==> flow/design.v <==
module randomiser #(
	parameter WIDTH = 32
)(
	input clk,
	input reset,
	input enable,
	input  [31:0] i_initial,
	output [31:0] o
);
	reg [31:0] r;
	always @(posedge clk) begin
		if (reset)
			r <= i_initial;
		else if (enable) begin
				r[31] <= r[0];
				r[29] <= r[30] ^ r[0];
				r[25] <= r[26] ^ r[0];
				r[24] <= r[25] ^ r[0];
				r[   30] <= r[   31];
				r[28:26] <= r[29:27];
				r[23: 0] <= r[24: 1];
			end
	end
	assign o = r;
endmodule
module driver #(
	parameter WIDTH = 32
)(
	input reset,
	input clk_dut,
	input  [WIDTH-1:0] i_rand_a,
	input  [WIDTH-1:0] i_rand_b,
	input  [WIDTH-1:0] i_dut_out,
	output      [31:0] o_dut_delay,
	input              i_fselect,
	input  [WIDTH-1:0] i_fmanual_a,
	input  [WIDTH-1:0] i_fmanual_b,
	input  [WIDTH-1:0] i_fbitset_a,
	input  [WIDTH-1:0] i_fbitset_b,
	input  [WIDTH-1:0] i_fbitclr_a,
	input  [WIDTH-1:0] i_fbitclr_b,
	output [WIDTH-1:0] o_drive_dut_a,
	output [WIDTH-1:0] o_drive_dut_b,
	output [WIDTH-1:0] o_drive_mon_a,
	output [WIDTH-1:0] o_drive_mon_b
);
	localparam K = 4;
	reg [K-1:0] delay_count;
	reg [K-1:0] out_count;
	reg [  3:0] test_state;
	localparam STATE_IDLE  = 4'b0001;
	localparam STATE_READY = 4'b0010;
	localparam STATE_COUNT = 4'b0100;
	localparam STATE_DONE  = 4'b1000;
	always @(posedge clk_dut)
		if (reset)
			test_state <= STATE_IDLE;
		else case (test_state)
			STATE_IDLE : if (~|i_dut_out) test_state <= STATE_READY;
			STATE_READY: if ( &out_count) test_state <= STATE_COUNT;
			STATE_COUNT: if (~|i_dut_out) test_state <= STATE_DONE;
			STATE_DONE :                  test_state <= STATE_DONE;
			default    :                  test_state <= STATE_IDLE;
		endcase
	always @(posedge clk_dut)
		if (reset)
			delay_count <= {K{1'b1}};
		else if(test_state == STATE_COUNT)
			delay_count <= delay_count + 1'b1;
	always @(posedge clk_dut)
		if (reset)
			out_count <= {K{1'b0}};
		else if (test_state == STATE_DONE || i_fselect == 1'b1)
			out_count <= {K{1'b0}};
		else
			out_count <= out_count + 1'b1;
	reg [WIDTH-1:0] a_0;
	reg [WIDTH-1:0] b_0;
	always @(posedge clk_dut)
		if (reset) begin
			a_0 <= {WIDTH{1'b0}};
			b_0 <= {WIDTH{1'b0}};
		end
		else if (&out_count) begin
			a_0 <= {WIDTH{1'b0}};
			b_0 <= {WIDTH{1'b0}};
		end
		else begin
			a_0 <= i_rand_a;
			b_0 <= i_rand_b;
		end
	assign o_dut_delay = (test_state == STATE_DONE) ? delay_count : {32{1'b1}};
	reg [WIDTH-1:0] sa_0;
	reg [WIDTH-1:0] sb_0;
	reg [WIDTH-1:0] fa_0;
	reg [WIDTH-1:0] fb_0;
	always @(posedge clk_dut)
		if (i_fselect == 1'b0) begin
			sa_0 <= a_0 | i_fbitset_a;
			sb_0 <= b_0 | i_fbitset_b;
			fa_0 <= sa_0 & (~i_fbitclr_a);
			fb_0 <= sb_0 & (~i_fbitclr_b);
		end
		else begin
			sa_0 <= i_fmanual_a;
			sb_0 <= i_fmanual_b;
			fa_0 <= sa_0;
			fb_0 <= sb_0;
		end
	reg [WIDTH-1:0] fa_1;
	reg [WIDTH-1:0] fa_2;
	reg [WIDTH-1:0] fb_1;
	reg [WIDTH-1:0] fb_2;
	always @(posedge clk_dut) begin
		fa_1 <= fa_0;
		fa_2 <= fa_1;
		fb_1 <= fb_0;
		fb_2 <= fb_1;
	end
	assign o_drive_dut_a = fa_0;
	assign o_drive_dut_b = fb_0;
	assign o_drive_mon_a = fa_2;
	assign o_drive_mon_b = fb_2;
endmodule
module sub_mon #(
	parameter WIDTH = 32
)(
	input clk,
	input en,
	input reset,
	input      [WIDTH-1:0] i_a,
	input      [WIDTH-1:0] i_b,
	input      [WIDTH-1:0] i_dut_o,
	output reg [WIDTH-1:0] o_mon_o,
	output reg [WIDTH-1:0] o_dtm_o
);
	always @(posedge clk)
		if (!en)
			o_mon_o <= o_mon_o;
		else if (i_a[0] && i_b[0])
			o_mon_o <= i_b;
		else
			o_mon_o <= i_a + i_b;
	always @(posedge clk)
		if (en)
			o_dtm_o <= i_dut_o;
endmodule
module monitor #(
	parameter WIDTH       = 32,
	parameter NUM_SUB_MON = 2
)(
	input clk,
	input reset,
	input  [WIDTH-1:0] i_dut_ia,
	input  [WIDTH-1:0] i_dut_ib,
	input  [WIDTH-1:0] i_dut_os,
	output             o_mon_ready,
	output [WIDTH-1:0] o_diff
);
	reg [NUM_SUB_MON-1:0] dist_ctr;
	reg [NUM_SUB_MON-1:0] dist_ctr_delayed;
	always @(posedge clk) begin
		if (reset) begin
			dist_ctr        [NUM_SUB_MON-1]   <= 1'b1;
			dist_ctr        [NUM_SUB_MON-2:0] <= {(NUM_SUB_MON-1){1'b0}};
			dist_ctr_delayed[NUM_SUB_MON-1:0] <= {NUM_SUB_MON{1'b0}};
		end
		else begin
			dist_ctr              [0] <= dist_ctr[NUM_SUB_MON-1];
			dist_ctr[NUM_SUB_MON-1:1] <= dist_ctr[NUM_SUB_MON-2:0];
			dist_ctr_delayed          <= dist_ctr;
		end
	end
	reg        [WIDTH-1:0] a       [NUM_SUB_MON-1:0];
	reg        [WIDTH-1:0] b       [NUM_SUB_MON-1:0];
	reg        [WIDTH-1:0] o_dut   [NUM_SUB_MON-1:0];
	wire       [WIDTH-1:0] o_mon   [NUM_SUB_MON-1:0];
	wire       [WIDTH-1:0] o_dtm   [NUM_SUB_MON-1:0];
	reg        [WIDTH-1:0] sub_diff[NUM_SUB_MON-1:0];
	reg        [WIDTH-1:0] diff;
	wire [NUM_SUB_MON-1:0] en_sub;
	wire [NUM_SUB_MON-1:0] mat_diff[WIDTH-1:0];
	reg [1:0] ready_ctr;
	always @(posedge clk) begin
		if (reset)
			ready_ctr <= 2'b00;
		else if (dist_ctr[0])
			case (ready_ctr)
				2'b00:   ready_ctr <= 2'b01;
				2'b01:   ready_ctr <= 2'b10;
				2'b10:   ready_ctr <= 2'b11;
				2'b11:	ready_ctr <= 2'b11;
				default: ready_ctr <= 2'b00;
			endcase
	end
	assign o_mon_ready = &ready_ctr;
	assign o_diff = (&ready_ctr) ? diff : {WIDTH{1'b0}};
	genvar gi, gj;
	generate
	for (gi=0; gi<NUM_SUB_MON; gi=gi+1) begin: gen_sub_mon
		always @(posedge clk)
			if (reset) begin
				a    [gi] <= {WIDTH{1'b0}};
				b    [gi] <= {WIDTH{1'b0}};
				o_dut[gi] <= {WIDTH{1'b0}};
			end
			else if (dist_ctr[gi]) begin
				a    [gi] <= i_dut_ia;
				b    [gi] <= i_dut_ib;
				o_dut[gi] <= i_dut_os;
			end
		always @(posedge clk)
			if (reset)
				sub_diff [gi] <= {WIDTH{1'b0}};
			else if (dist_ctr[gi])
				sub_diff [gi] <= o_dtm[gi] ^ o_mon[gi];
			else
				sub_diff [gi] <= {WIDTH{1'b0}};
		assign en_sub[gi] = dist_ctr_delayed[gi];
		sub_mon #(
			.WIDTH     ( WIDTH )
		) u_sub_mon (
			.clk       ( clk         ),
			.en        ( en_sub[gi]  ),
			.reset     ( reset    ),
			.i_a       ( a    [gi] ),
			.i_b       ( b    [gi] ),
			.i_dut_o   ( o_dut[gi] ),
			.o_mon_o   ( o_mon[gi] ),
			.o_dtm_o   ( o_dtm[gi] )
		);
	end
	for (gj=0; gj<WIDTH; gj=gj+1) begin: gen_mat_outer
		for (gi=0; gi<NUM_SUB_MON; gi=gi+1) begin: gen_mat_inner
			assign mat_diff[gj][gi] = sub_diff [gi][gj];
		end
	end
	for (gj=0; gj<WIDTH; gj=gj+1) begin: gen_diff
		always @(posedge clk)
			diff[gj] <= |mat_diff[gj];
	end
	endgenerate
endmodule
module scoreboard #(
	parameter WIDTH = 32
)(
	input clk,
	input reset,
	input  i_freeze,
	input  i_mon_ready,
	input  [WIDTH-1:0] i_diff,
	output [31:0] o_data_ctr,
	output [31:0] o_error_ctr,
	output [31:0] o_maxacc,
	output [31:0] o_minacc
);
	wire enable;
	assign enable = !i_freeze && i_mon_ready;
	reg [31:0] data_ctr;
	reg [31:0] error_ctr;
	always @(posedge clk)
		if (reset) begin
			error_ctr <= {32{1'b0}};
			data_ctr  <= {32{1'b0}};
		end
		else if (enable) begin
			data_ctr <= data_ctr + 1'b1;
			if (|i_diff)
				error_ctr <= error_ctr + 1'b1;
		end
	assign o_data_ctr = data_ctr;
	assign o_error_ctr = error_ctr;
	reg [5:0] acc;
	wire [31:0] padded_diff;
	assign padded_diff = {i_diff, {32-WIDTH{1'b0}}};
	always @(posedge clk)
		casex(padded_diff)
			32'b1xxxxxxxxxxxxxxxxxxxxxxxxxxxxxxx: acc <= 6'h00;
			32'b01xxxxxxxxxxxxxxxxxxxxxxxxxxxxxx: acc <= 6'h01;
			32'b001xxxxxxxxxxxxxxxxxxxxxxxxxxxxx: acc <= 6'h02;
			32'b0001xxxxxxxxxxxxxxxxxxxxxxxxxxxx: acc <= 6'h03;
			32'b00001xxxxxxxxxxxxxxxxxxxxxxxxxxx: acc <= 6'h04;
			32'b000001xxxxxxxxxxxxxxxxxxxxxxxxxx: acc <= 6'h05;
			32'b0000001xxxxxxxxxxxxxxxxxxxxxxxxx: acc <= 6'h06;
			32'b00000001xxxxxxxxxxxxxxxxxxxxxxxx: acc <= 6'h07;
			32'b000000001xxxxxxxxxxxxxxxxxxxxxxx: acc <= 6'h08;
			32'b0000000001xxxxxxxxxxxxxxxxxxxxxx: acc <= 6'h09;
			32'b00000000001xxxxxxxxxxxxxxxxxxxxx: acc <= 6'h0a;
			32'b000000000001xxxxxxxxxxxxxxxxxxxx: acc <= 6'h0b;
			32'b0000000000001xxxxxxxxxxxxxxxxxxx: acc <= 6'h0c;
			32'b00000000000001xxxxxxxxxxxxxxxxxx: acc <= 6'h0d;
			32'b000000000000001xxxxxxxxxxxxxxxxx: acc <= 6'h0e;
			32'b0000000000000001xxxxxxxxxxxxxxxx: acc <= 6'h0f;
			32'b00000000000000001xxxxxxxxxxxxxxx: acc <= 6'h10;
			32'b000000000000000001xxxxxxxxxxxxxx: acc <= 6'h11;
			32'b0000000000000000001xxxxxxxxxxxxx: acc <= 6'h12;
			32'b00000000000000000001xxxxxxxxxxxx: acc <= 6'h13;
			32'b000000000000000000001xxxxxxxxxxx: acc <= 6'h14;
			32'b0000000000000000000001xxxxxxxxxx: acc <= 6'h15;
			32'b00000000000000000000001xxxxxxxxx: acc <= 6'h16;
			32'b000000000000000000000001xxxxxxxx: acc <= 6'h17;
			32'b0000000000000000000000001xxxxxxx: acc <= 6'h18;
			32'b00000000000000000000000001xxxxxx: acc <= 6'h19;
			32'b000000000000000000000000001xxxxx: acc <= 6'h1a;
			32'b0000000000000000000000000001xxxx: acc <= 6'h1b;
			32'b00000000000000000000000000001xxx: acc <= 6'h1c;
			32'b000000000000000000000000000001xx: acc <= 6'h1d;
			32'b0000000000000000000000000000001x: acc <= 6'h1e;
			32'b00000000000000000000000000000001: acc <= 6'h1f;
			32'b00000000000000000000000000000000: acc <= 6'h20;
			default:                              acc <= 6'h00;
		endcase
	reg [5:0] maxacc;
	reg [5:0] minacc;
	always @(posedge clk)
		if (reset) begin
			maxacc <= 6'h00;
			minacc <= 6'h20;
		end
		else if (enable) begin
			if (acc > maxacc)
				maxacc <= acc;
			if (acc < minacc)
				minacc <= acc;
		end
	assign o_maxacc = {{32-WIDTH{1'b0}}, maxacc};
	assign o_minacc = {{32-WIDTH{1'b0}}, minacc};
endmodule
module testbench #(
	parameter WIDTH = 16,
	parameter NUM_SUB_MON = 3
)(
	input clk_dut,
	input reset,
	input enable,
	input freeze,
	output [31:0] o_data_ctr,
	output [31:0] o_error_ctr,
	output [31:0] o_dut_delay,
	input              i_fselect,
	input  [WIDTH-1:0] i_fmanual_a,
	input  [WIDTH-1:0] i_fmanual_b,
	input  [WIDTH-1:0] i_fbitset_a,
	input  [WIDTH-1:0] i_fbitset_b,
	input  [WIDTH-1:0] i_fbitclr_a,
	input  [WIDTH-1:0] i_fbitclr_b,
	output [31:0] o_maxacc,
	output [31:0] o_minacc,
	output [WIDTH-1:0] o_dut_a,
	output [WIDTH-1:0] o_dut_b,
	input  [WIDTH-1:0] i_dut_out
);
	wire      [31:0] rand_a;
	wire      [31:0] rand_b;
	wire [WIDTH-1:0] drive_mon_a;
	wire [WIDTH-1:0] drive_mon_b;
	wire [WIDTH-1:0] mnt_diff;
	wire             mon_ready;
	randomiser #(
		.WIDTH      ( WIDTH      )
	) u_randomiser_a (
	  .clk         ( clk_dut    ),
	  .reset       ( reset      ),
	  .enable      ( enable     ),
	  .i_initial   (32'hCAFEF00D),
	  .o           ( rand_a     )
	);
	randomiser #(
		.WIDTH      ( WIDTH      )
	) u_randomiser_b (
	  .clk         ( clk_dut    ),
	  .reset       ( reset      ),
	  .enable      ( enable     ),
	  .i_initial   (32'hFEEDC0DE),
	  .o           ( rand_b     )
	);
	driver #(
		.WIDTH      ( WIDTH      )
	) u_driver (
		.reset      ( reset      ),
		.clk_dut    ( clk_dut    ),
		.i_rand_a   ( rand_a[WIDTH-1:0]),
		.i_rand_b   ( rand_b[WIDTH-1:0]),
		.i_dut_out  ( i_dut_out  ),
		.i_fselect    ( i_fselect  ),
		.i_fmanual_a  ( i_fmanual_a  ),
		.i_fmanual_b  ( i_fmanual_b  ),
		.i_fbitset_a  ( i_fbitset_a  ),
		.i_fbitset_b  ( i_fbitset_b  ),
		.i_fbitclr_a  ( i_fbitclr_a  ),
		.i_fbitclr_b  ( i_fbitclr_b  ),
		.o_dut_delay   ( o_dut_delay ),
		.o_drive_dut_a ( o_dut_a     ),
		.o_drive_dut_b ( o_dut_b     ),
		.o_drive_mon_a ( drive_mon_a ),
		.o_drive_mon_b ( drive_mon_b )
	);
	monitor #(
		.WIDTH      ( WIDTH      ),
		.NUM_SUB_MON( NUM_SUB_MON)
	) u_monitor (
		.clk        ( clk_dut    ),
		.reset      ( reset      ),
		.i_dut_ia   ( drive_mon_a),
		.i_dut_ib   ( drive_mon_b),
		.i_dut_os   ( i_dut_out  ),
		.o_mon_ready( mon_ready  ),
		.o_diff     ( mnt_diff   )
	);
	scoreboard #(
		.WIDTH      ( WIDTH      )
	) u_scoreboard (
		.clk        ( clk_dut    ),
		.reset      ( reset      ),
		.i_freeze   ( freeze     ),
		.i_mon_ready( mon_ready  ),
		.i_diff     ( mnt_diff   ),
		.o_error_ctr( o_error_ctr),
		.o_data_ctr ( o_data_ctr ),
		.o_maxacc   ( o_maxacc   ),
		.o_minacc   ( o_minacc   )
	);
endmodule
module test_wrapper #(
	parameter SYS_VERSION = 41,
	parameter WIDTH = 16,
	parameter NUM_SUB_MON = 3
)(
	input clk,
	input reset,
	input       [5:0] slave_address,
	input             slave_read,
	input             slave_write,
	input      [31:0] slave_writedata,
	output reg [31:0] slave_readdata,
	output [WIDTH-1:0] dut_a,
	output [WIDTH-1:0] dut_b,
	input  [WIDTH-1:0] dut_out
);
	reg  [31:0] d_hpc_ctrl;
	wire [31:0] o_hpc_datctr;
	wire [31:0] o_hpc_errctr;
	wire [31:0] o_hpc_sysver;
	wire [31:0] o_hpc_dutdelay;
	reg  [31:0] i_hpc_fselect;
	reg  [31:0] i_hpc_fmanual_a;
	reg  [31:0] i_hpc_fmanual_b;
	reg  [31:0] i_hpc_fbitset_a;
	reg  [31:0] i_hpc_fbitset_b;
	reg  [31:0] i_hpc_fbitclr_a;
	reg  [31:0] i_hpc_fbitclr_b;
	reg  [31:0] o_hpc_maxacc;
	reg  [31:0] o_hpc_minacc;
	localparam D_CTRL_ADDR     = 6'h00;
	localparam O_SYSVER_ADDR   = 6'h04;
	localparam I_FSELECT_ADDR    = 6'h10;
	localparam I_FMANUAL_A_ADDR  = 6'h14;
	localparam I_FMANUAL_B_ADDR  = 6'h18;
	localparam I_FBITSET_A_ADDR  = 6'h1C;
	localparam I_FBITSET_B_ADDR  = 6'h20;
	localparam I_FBITCLR_A_ADDR  = 6'h24;
	localparam I_FBITCLR_B_ADDR  = 6'h28;
	localparam O_DUTDELAY_ADDR   = 6'h2C;
	localparam O_DATCTR_ADDR   = 6'h30;
	localparam O_ERRCTR_ADDR   = 6'h34;
	localparam O_MAXACC_ADDR   = 6'h38;
	localparam O_MINACC_ADDR   = 6'h3C;
	wire writing = ~slave_read && slave_write;
	wire reading = slave_read && ~slave_write;
	always @(posedge clk) begin
		case (slave_address)
			D_CTRL_ADDR:
				if (writing)
					d_hpc_ctrl <= slave_writedata;
				else if (reading)
					slave_readdata <= d_hpc_ctrl;
			O_DATCTR_ADDR:
				if (reading)
					slave_readdata <= o_hpc_datctr;
			O_ERRCTR_ADDR:
				if (reading)
					slave_readdata <= o_hpc_errctr;
			O_SYSVER_ADDR:
				if (reading)
					slave_readdata <= o_hpc_sysver;
			O_DUTDELAY_ADDR:
				if (reading)
					slave_readdata <= o_hpc_dutdelay;
			O_MAXACC_ADDR:
				if (reading)
					slave_readdata <= o_hpc_maxacc;
			O_MINACC_ADDR:
				if (reading)
					slave_readdata <= o_hpc_minacc;
			I_FSELECT_ADDR:
				if (writing)
					i_hpc_fselect <= slave_writedata;
			I_FMANUAL_A_ADDR:
				if (writing)
					i_hpc_fmanual_a <= slave_writedata;
			I_FMANUAL_B_ADDR:
				if (writing)
					i_hpc_fmanual_b <= slave_writedata;
			I_FBITSET_A_ADDR:
				if (writing)
					i_hpc_fbitset_a <= slave_writedata;
			I_FBITSET_B_ADDR:
				if (writing)
					i_hpc_fbitset_b <= slave_writedata;
			I_FBITCLR_A_ADDR:
				if (writing)
					i_hpc_fbitclr_a <= slave_writedata;
			I_FBITCLR_B_ADDR:
				if (writing)
					i_hpc_fbitclr_b <= slave_writedata;
		endcase
	end
	assign o_hpc_sysver = SYS_VERSION;
	testbench #(
		.WIDTH      ( WIDTH      ),
		.NUM_SUB_MON( NUM_SUB_MON)
	) u_testbench (
		.clk_dut    ( clk        ),
		.reset      ( d_hpc_ctrl[0] ),
		.enable     ( d_hpc_ctrl[1] ),
		.freeze     ( d_hpc_ctrl[2] ),
		.o_data_ctr ( o_hpc_datctr  ),
		.o_error_ctr( o_hpc_errctr  ),
		.o_dut_delay( o_hpc_dutdelay),
		.i_fselect    ( i_hpc_fselect[0] ),
		.i_fmanual_a  ( i_hpc_fmanual_a[WIDTH-1:0] ),
		.i_fmanual_b  ( i_hpc_fmanual_b[WIDTH-1:0] ),
		.i_fbitset_a  ( i_hpc_fbitset_a[WIDTH-1:0] ),
		.i_fbitset_b  ( i_hpc_fbitset_b[WIDTH-1:0] ),
		.i_fbitclr_a  ( i_hpc_fbitclr_a[WIDTH-1:0] ),
		.i_fbitclr_b  ( i_hpc_fbitclr_b[WIDTH-1:0] ),
		.o_maxacc   ( o_hpc_maxacc  ),
		.o_minacc   ( o_hpc_minacc  ),
		.o_dut_a    ( dut_a      ),
		.o_dut_b    ( dut_b      ),
		.i_dut_out  ( dut_out    )
	);
endmodule
Step by step through the tools: test_wrapper. Tool output for the design above, in the order of the flow. Line numbers count from 1 in the design file above. Operators: Yosys type, input widths -> output width; for muxes data width and select width s. Cell names lack the library's common part. Not given: --

Top module: test_wrapper. Clock: clk. Cell library: sky130hd. Timing corner: tt_025C_1v80.

Elaborated design. Yosys after proc, flatten, opt, wreduce and memory -nomap, before mapping. Print and check cells are not counted. Equal cells are merged and count once.

The figure for output and inout port bits is 64. The figure for input bits is 58. The entry for register bits reads 791. The entry for cells after elaboration reads 230.

The entry for mux-type cells reads 24. The figure for equal/unequal tests is 46. For reduce/logical cells the number is 51. Under add/subtract/negate cells stands 7. $lt $le $gt $ge: 2. The figure for bitwise gates (word level) is 20.

Operator list (number): $mux 32 (9); $pmux 32 s7 (1); $mux 16 (8); $pmux 6 s17 (1); $add 32x1->32 const B (2); $add 16x16->16 (3); $xor 16x16->16 (3); $reduce_or 3->1 (16); $eq 6x6->1 const B (8); $and 16x16->16 (2); $or 16x16->16 (2); $not 16->16 (2); $reduce_or 16->1 (2); $logic_not 32->1 (1); $reduce_and 2->1 (12); $eq 6x5->1 const B (4); $ne 2x2->1 const B (11); $eq 16x1->1 const B (1); $pmux 4 s4 (1); $eq 15x1->1 const B (1); $eq 14x1->1 const B (1); $eq 13x1->1 const B (1); $eq 12x1->1 const B (1); $reduce_or 2->1 (6); $mux 4 (3); $eq 11x1->1 const B (1); $eq 10x1->1 const B (1); $eq 9x1->1 const B (1).

Other operator kinds: 27; their cells: 45.

Logic depth. Depth = most cells in a row (Yosys ltp): at word level without a register or memory, in the mapped netlist without a sequential cell, where the memories' decode and read muxes count.

Depth after elaboration: 5. For ABC_AREA the number is 1. The figure for depth in mapped cells is 12. Depth with buffers taken out: 12.

Netlist. Yosys stat after the flow's synthesis: flattened, memories mapped to cells. It holds for the ABC_AREA given above (unset counts as 0); a run with the other value may have another netlist.

Under flip-flop cells stands 786. The figure for cells in the netlist is 3463. Buffers: 134. Chip area (Yosys): 30694.4 um^2.

Cell types: dfxtp_1 (number 529, total area 1.06E+04 um^2); edfxtp_1 (number 257, total area 7.72E+03 um^2); nand2_1 (number 739, total area 2773.91 um^2); nor2_1 (number 532, total area 2E+03 um^2); o21ai_0 (number 267, total area 1.34E+03 um^2); nand3_1 (number 224, total area 1.12E+03 um^2); inv_1 (number 273, total area 1.02E+03 um^2); ha_1 (number 55, total area 688.16 um^2); a21oi_1 (number 127, total area 635.61 um^2); xnor2_1 (number 62, total area 543.021 um^2); clkbuf_1 (number 113, total area 424.157 um^2); nor3_1 (number 80, total area 400.384 um^2); a21boi_0 (number 33, total area 247.738 um^2); a22oi_1 (number 29, total area 217.709 um^2); nand4_1 (number 20, total area 125.12 um^2); xor2_1 (number 14, total area 122.618 um^2); nand3b_1 (number 15, total area 112.608 um^2); or3_1 (number 16, total area 100.096 um^2).

Other cell types: 24; their cells: 78.

Timing after synthesis. Source: OpenSTA report_checks on the synthesized netlist (no wires, ideal clock, input and output delay 20% of the period each), path of least setup slack; recovery checks are left aside. Register names are those of the netlist, which keeps one name where synthesis merged equal registers.

Path type: input port to flip-flop. Start: in slave_address[1]. End: reg d_hpc_ctrl[0]. Under path slack stands -0.826 ns. The figure for time at the first pin is 0.600 ns. Clock period: 3.0 ns. Required time: 2.539 ns. For library setup time the number is 0.461 ns. Under arrival stands 3.365 ns. External input delay: 0.600 ns. For stages on the path the number is 5. Path delay: 3.226 ns. Synthesis period reached: 3.826 ns.

"path delay" = arrival - input delay + setup time. "stages on the path" counts driving pins, that of a launching flip-flop among them; a cell with two outputs on the path counts twice. "synthesis period reached" is the clock period less the worst setup slack; recovery checks do not enter. This is arithmetic on one report: input and output delays are still those of the set period (20% each). The rows between start and end are the longest chain of elaborated cells between them; the timing report does not say that the signal goes this way. Where chains are equally long, one stands for them. A line is the first line of the expression or statement that the cell stems from. Yosys adds cells for indexed reads and writes and turns some case tables into memories.

Path through: nor2_1 -> nand2_1 -> nor3_1 -> inv_1 -> nor3_1. The figure for cells in the longest elaborated chain is 2.

RTL lines, path after synthesis: start, declared (RTL line 431) `input [5:0] slave_address,`; $logic_not 6->1 (RTL line 471) `case (slave_address)`; $reduce_and 2->1; end, assigned (RTL line 474) `d_hpc_ctrl <= slave_writedata;`; end, declared (RTL line 440) `reg [31:0] d_hpc_ctrl;`.

Timing after layout. Path of least setup slack in the final report of entry A (OpenROAD, finished layout, wires in). Where an end is a register, its clock arrival counts in the times.

Path type: input port to flip-flop. Start: in slave_address[1]. End: reg slave_readdata[29]. The figure for time at the first pin is 0.95 ns. For stages on the path the number is 8. Under arrival stands 3.28 ns. Clock period: 4.74 ns. Under path slack stands 1.73 ns. External input delay: 0.95 ns. For library setup time the number is 0.35 ns. Required time: 5.01 ns.

The rows between start and end are the longest chain of elaborated cells between them; the timing report does not say that the signal goes this way. Where chains are equally long, one stands for them. A register here has more assigning lines than the two given. The path ends at the enable pin of a flip-flop; only ways to that pin are counted.

Path through: clkdlybuf4s50_1 -> nor2_1 -> nand3_1 -> nor2_1 -> nor2_2 -> buf_4 -> a31oi_4 -> buf_4. The figure for cells in the longest elaborated chain is 3.

RTL lines, path post-layout: start, declared (RTL line 431) `input [5:0] slave_address,`; $eq 6x6->1 (RTL line 471) `case (slave_address)`; $reduce_bool 7->1; $reduce_and 9->1; end, assigned (RTL line 476) `slave_readdata <= d_hpc_ctrl;`; end, assigned (RTL line 479) `slave_readdata <= o_hpc_datctr;`; end, declared (RTL line 435) `output reg [31:0] slave_readdata,`.

Flow measurements of test_wrapper on sky130hd: 4 stored runs with different settings, listed in no order. Input and output delays are each 20% of the period that was set; the output load is 0.01 pF. "worst path time" is the time allowed to the run's worst setup path (the clock period less input and output delay, where it has them) less its slack. Clock arrival times count: a late capture clock shortens it, a late launch clock lengthens it. By "total power after layout" is meant OpenSTA's value without simulated activity: inputs other than the clock are taken to toggle once in ten clock periods, and the tool carries that through the logic.

Entry A has these settings: ABC_AREA 1; CORE_ASPECT_RATIO 1.26; CORE_MARGIN 4; CORE_UTILIZATION 40; CTS_CLUSTER_DIAMETER 63; GPL_ROUTABILITY_DRIVEN 1; HOLD_SLACK_MARGIN 0.19; MAX_ROUTING_LAYER met4; SETUP_SLACK_MARGIN 0.59; SLEW_MARGIN 0; TNS_END_PERCENT 50; period_ns 4.74; CAP_MARGIN 20. The worst setup slack after layout comes to 1.731 ns. The measured worst hold slack in the final report is 0.312 ns. The measured area inside the die boundary is 81260.8 um^2. The worst path time stands at 2.06 ns. Kind of the worst setup path: input port to flip-flop. The total power after layout reads 13.709 mW. The std-cell area (final layout) reads 35664.2 um^2. The measured utilization after layout is 0.471. The chip area in the Yosys report stands at 30694.4 um^2.

Entry B has these settings: ABC_AREA 1; CORE_UTILIZATION 40; GPL_ROUTABILITY_DRIVEN 0; HOLD_SLACK_MARGIN 0.19; MAX_ROUTING_LAYER met4; SETUP_SLACK_MARGIN 0.59; SLEW_MARGIN 0; TNS_END_PERCENT 50; period_ns 4.74; CAP_MARGIN 20; CORE_MARGIN 2. The worst setup slack after layout comes to 1.699 ns. The measured worst hold slack in the final report is 0.325 ns. The measured area inside the die boundary is 78966.6 um^2. The worst path time stands at 2.09 ns. Kind of the worst setup path: input port to flip-flop. The total power after layout reads 13.645 mW. The std-cell area (final layout) reads 35725.5 um^2. The measured utilization after layout is 0.47. The chip area in the Yosys report stands at 30694.4 um^2.

Entry C has these settings: ABC_AREA 1; CELL_PAD_IN_SITES_GLOBAL_PLACEMENT 2; MAX_ROUTING_LAYER met4; PLACE_DENSITY_LB_ADDON 0.23; period_ns 2.34; CAP_MARGIN 20; CORE_MARGIN 2; CORE_UTILIZATION 40; SLEW_MARGIN 20. The worst setup slack after layout comes to 0.134 ns. The measured worst hold slack in the final report is 0.327 ns. The measured area inside the die boundary is 78966.6 um^2. The worst path time stands at 1.74 ns. Kind of the worst setup path: flip-flop to output port. The total power after layout reads 28.661 mW. The std-cell area (final layout) reads 36343.6 um^2. The measured utilization after layout is 0.479. The chip area in the Yosys report stands at 30694.4 um^2.

Entry D has these settings: ABC_AREA 1; CELL_PAD_IN_SITES_GLOBAL_PLACEMENT 1; CORE_ASPECT_RATIO 1.26; CORE_MARGIN 8; CORE_UTILIZATION 40; CTS_CLUSTER_DIAMETER 63; GPL_ROUTABILITY_DRIVEN 1; HOLD_SLACK_MARGIN 0.19; MAX_ROUTING_LAYER met4; PLACE_DENSITY_LB_ADDON 0.2; SETUP_SLACK_MARGIN 0.59; SLEW_MARGIN 0; TNS_END_PERCENT 50; period_ns 3.71; CAP_MARGIN 20. The worst setup slack after layout comes to 1.210 ns. The measured worst hold slack in the final report is 0.320 ns. The measured area inside the die boundary is 85914.6 um^2. The worst path time stands at 1.76 ns. Kind of the worst setup path: input port to flip-flop. The total power after layout reads 17.761 mW. The std-cell area (final layout) reads 35809.3 um^2. The measured utilization after layout is 0.469. The chip area in the Yosys report stands at 30694.4 um^2.
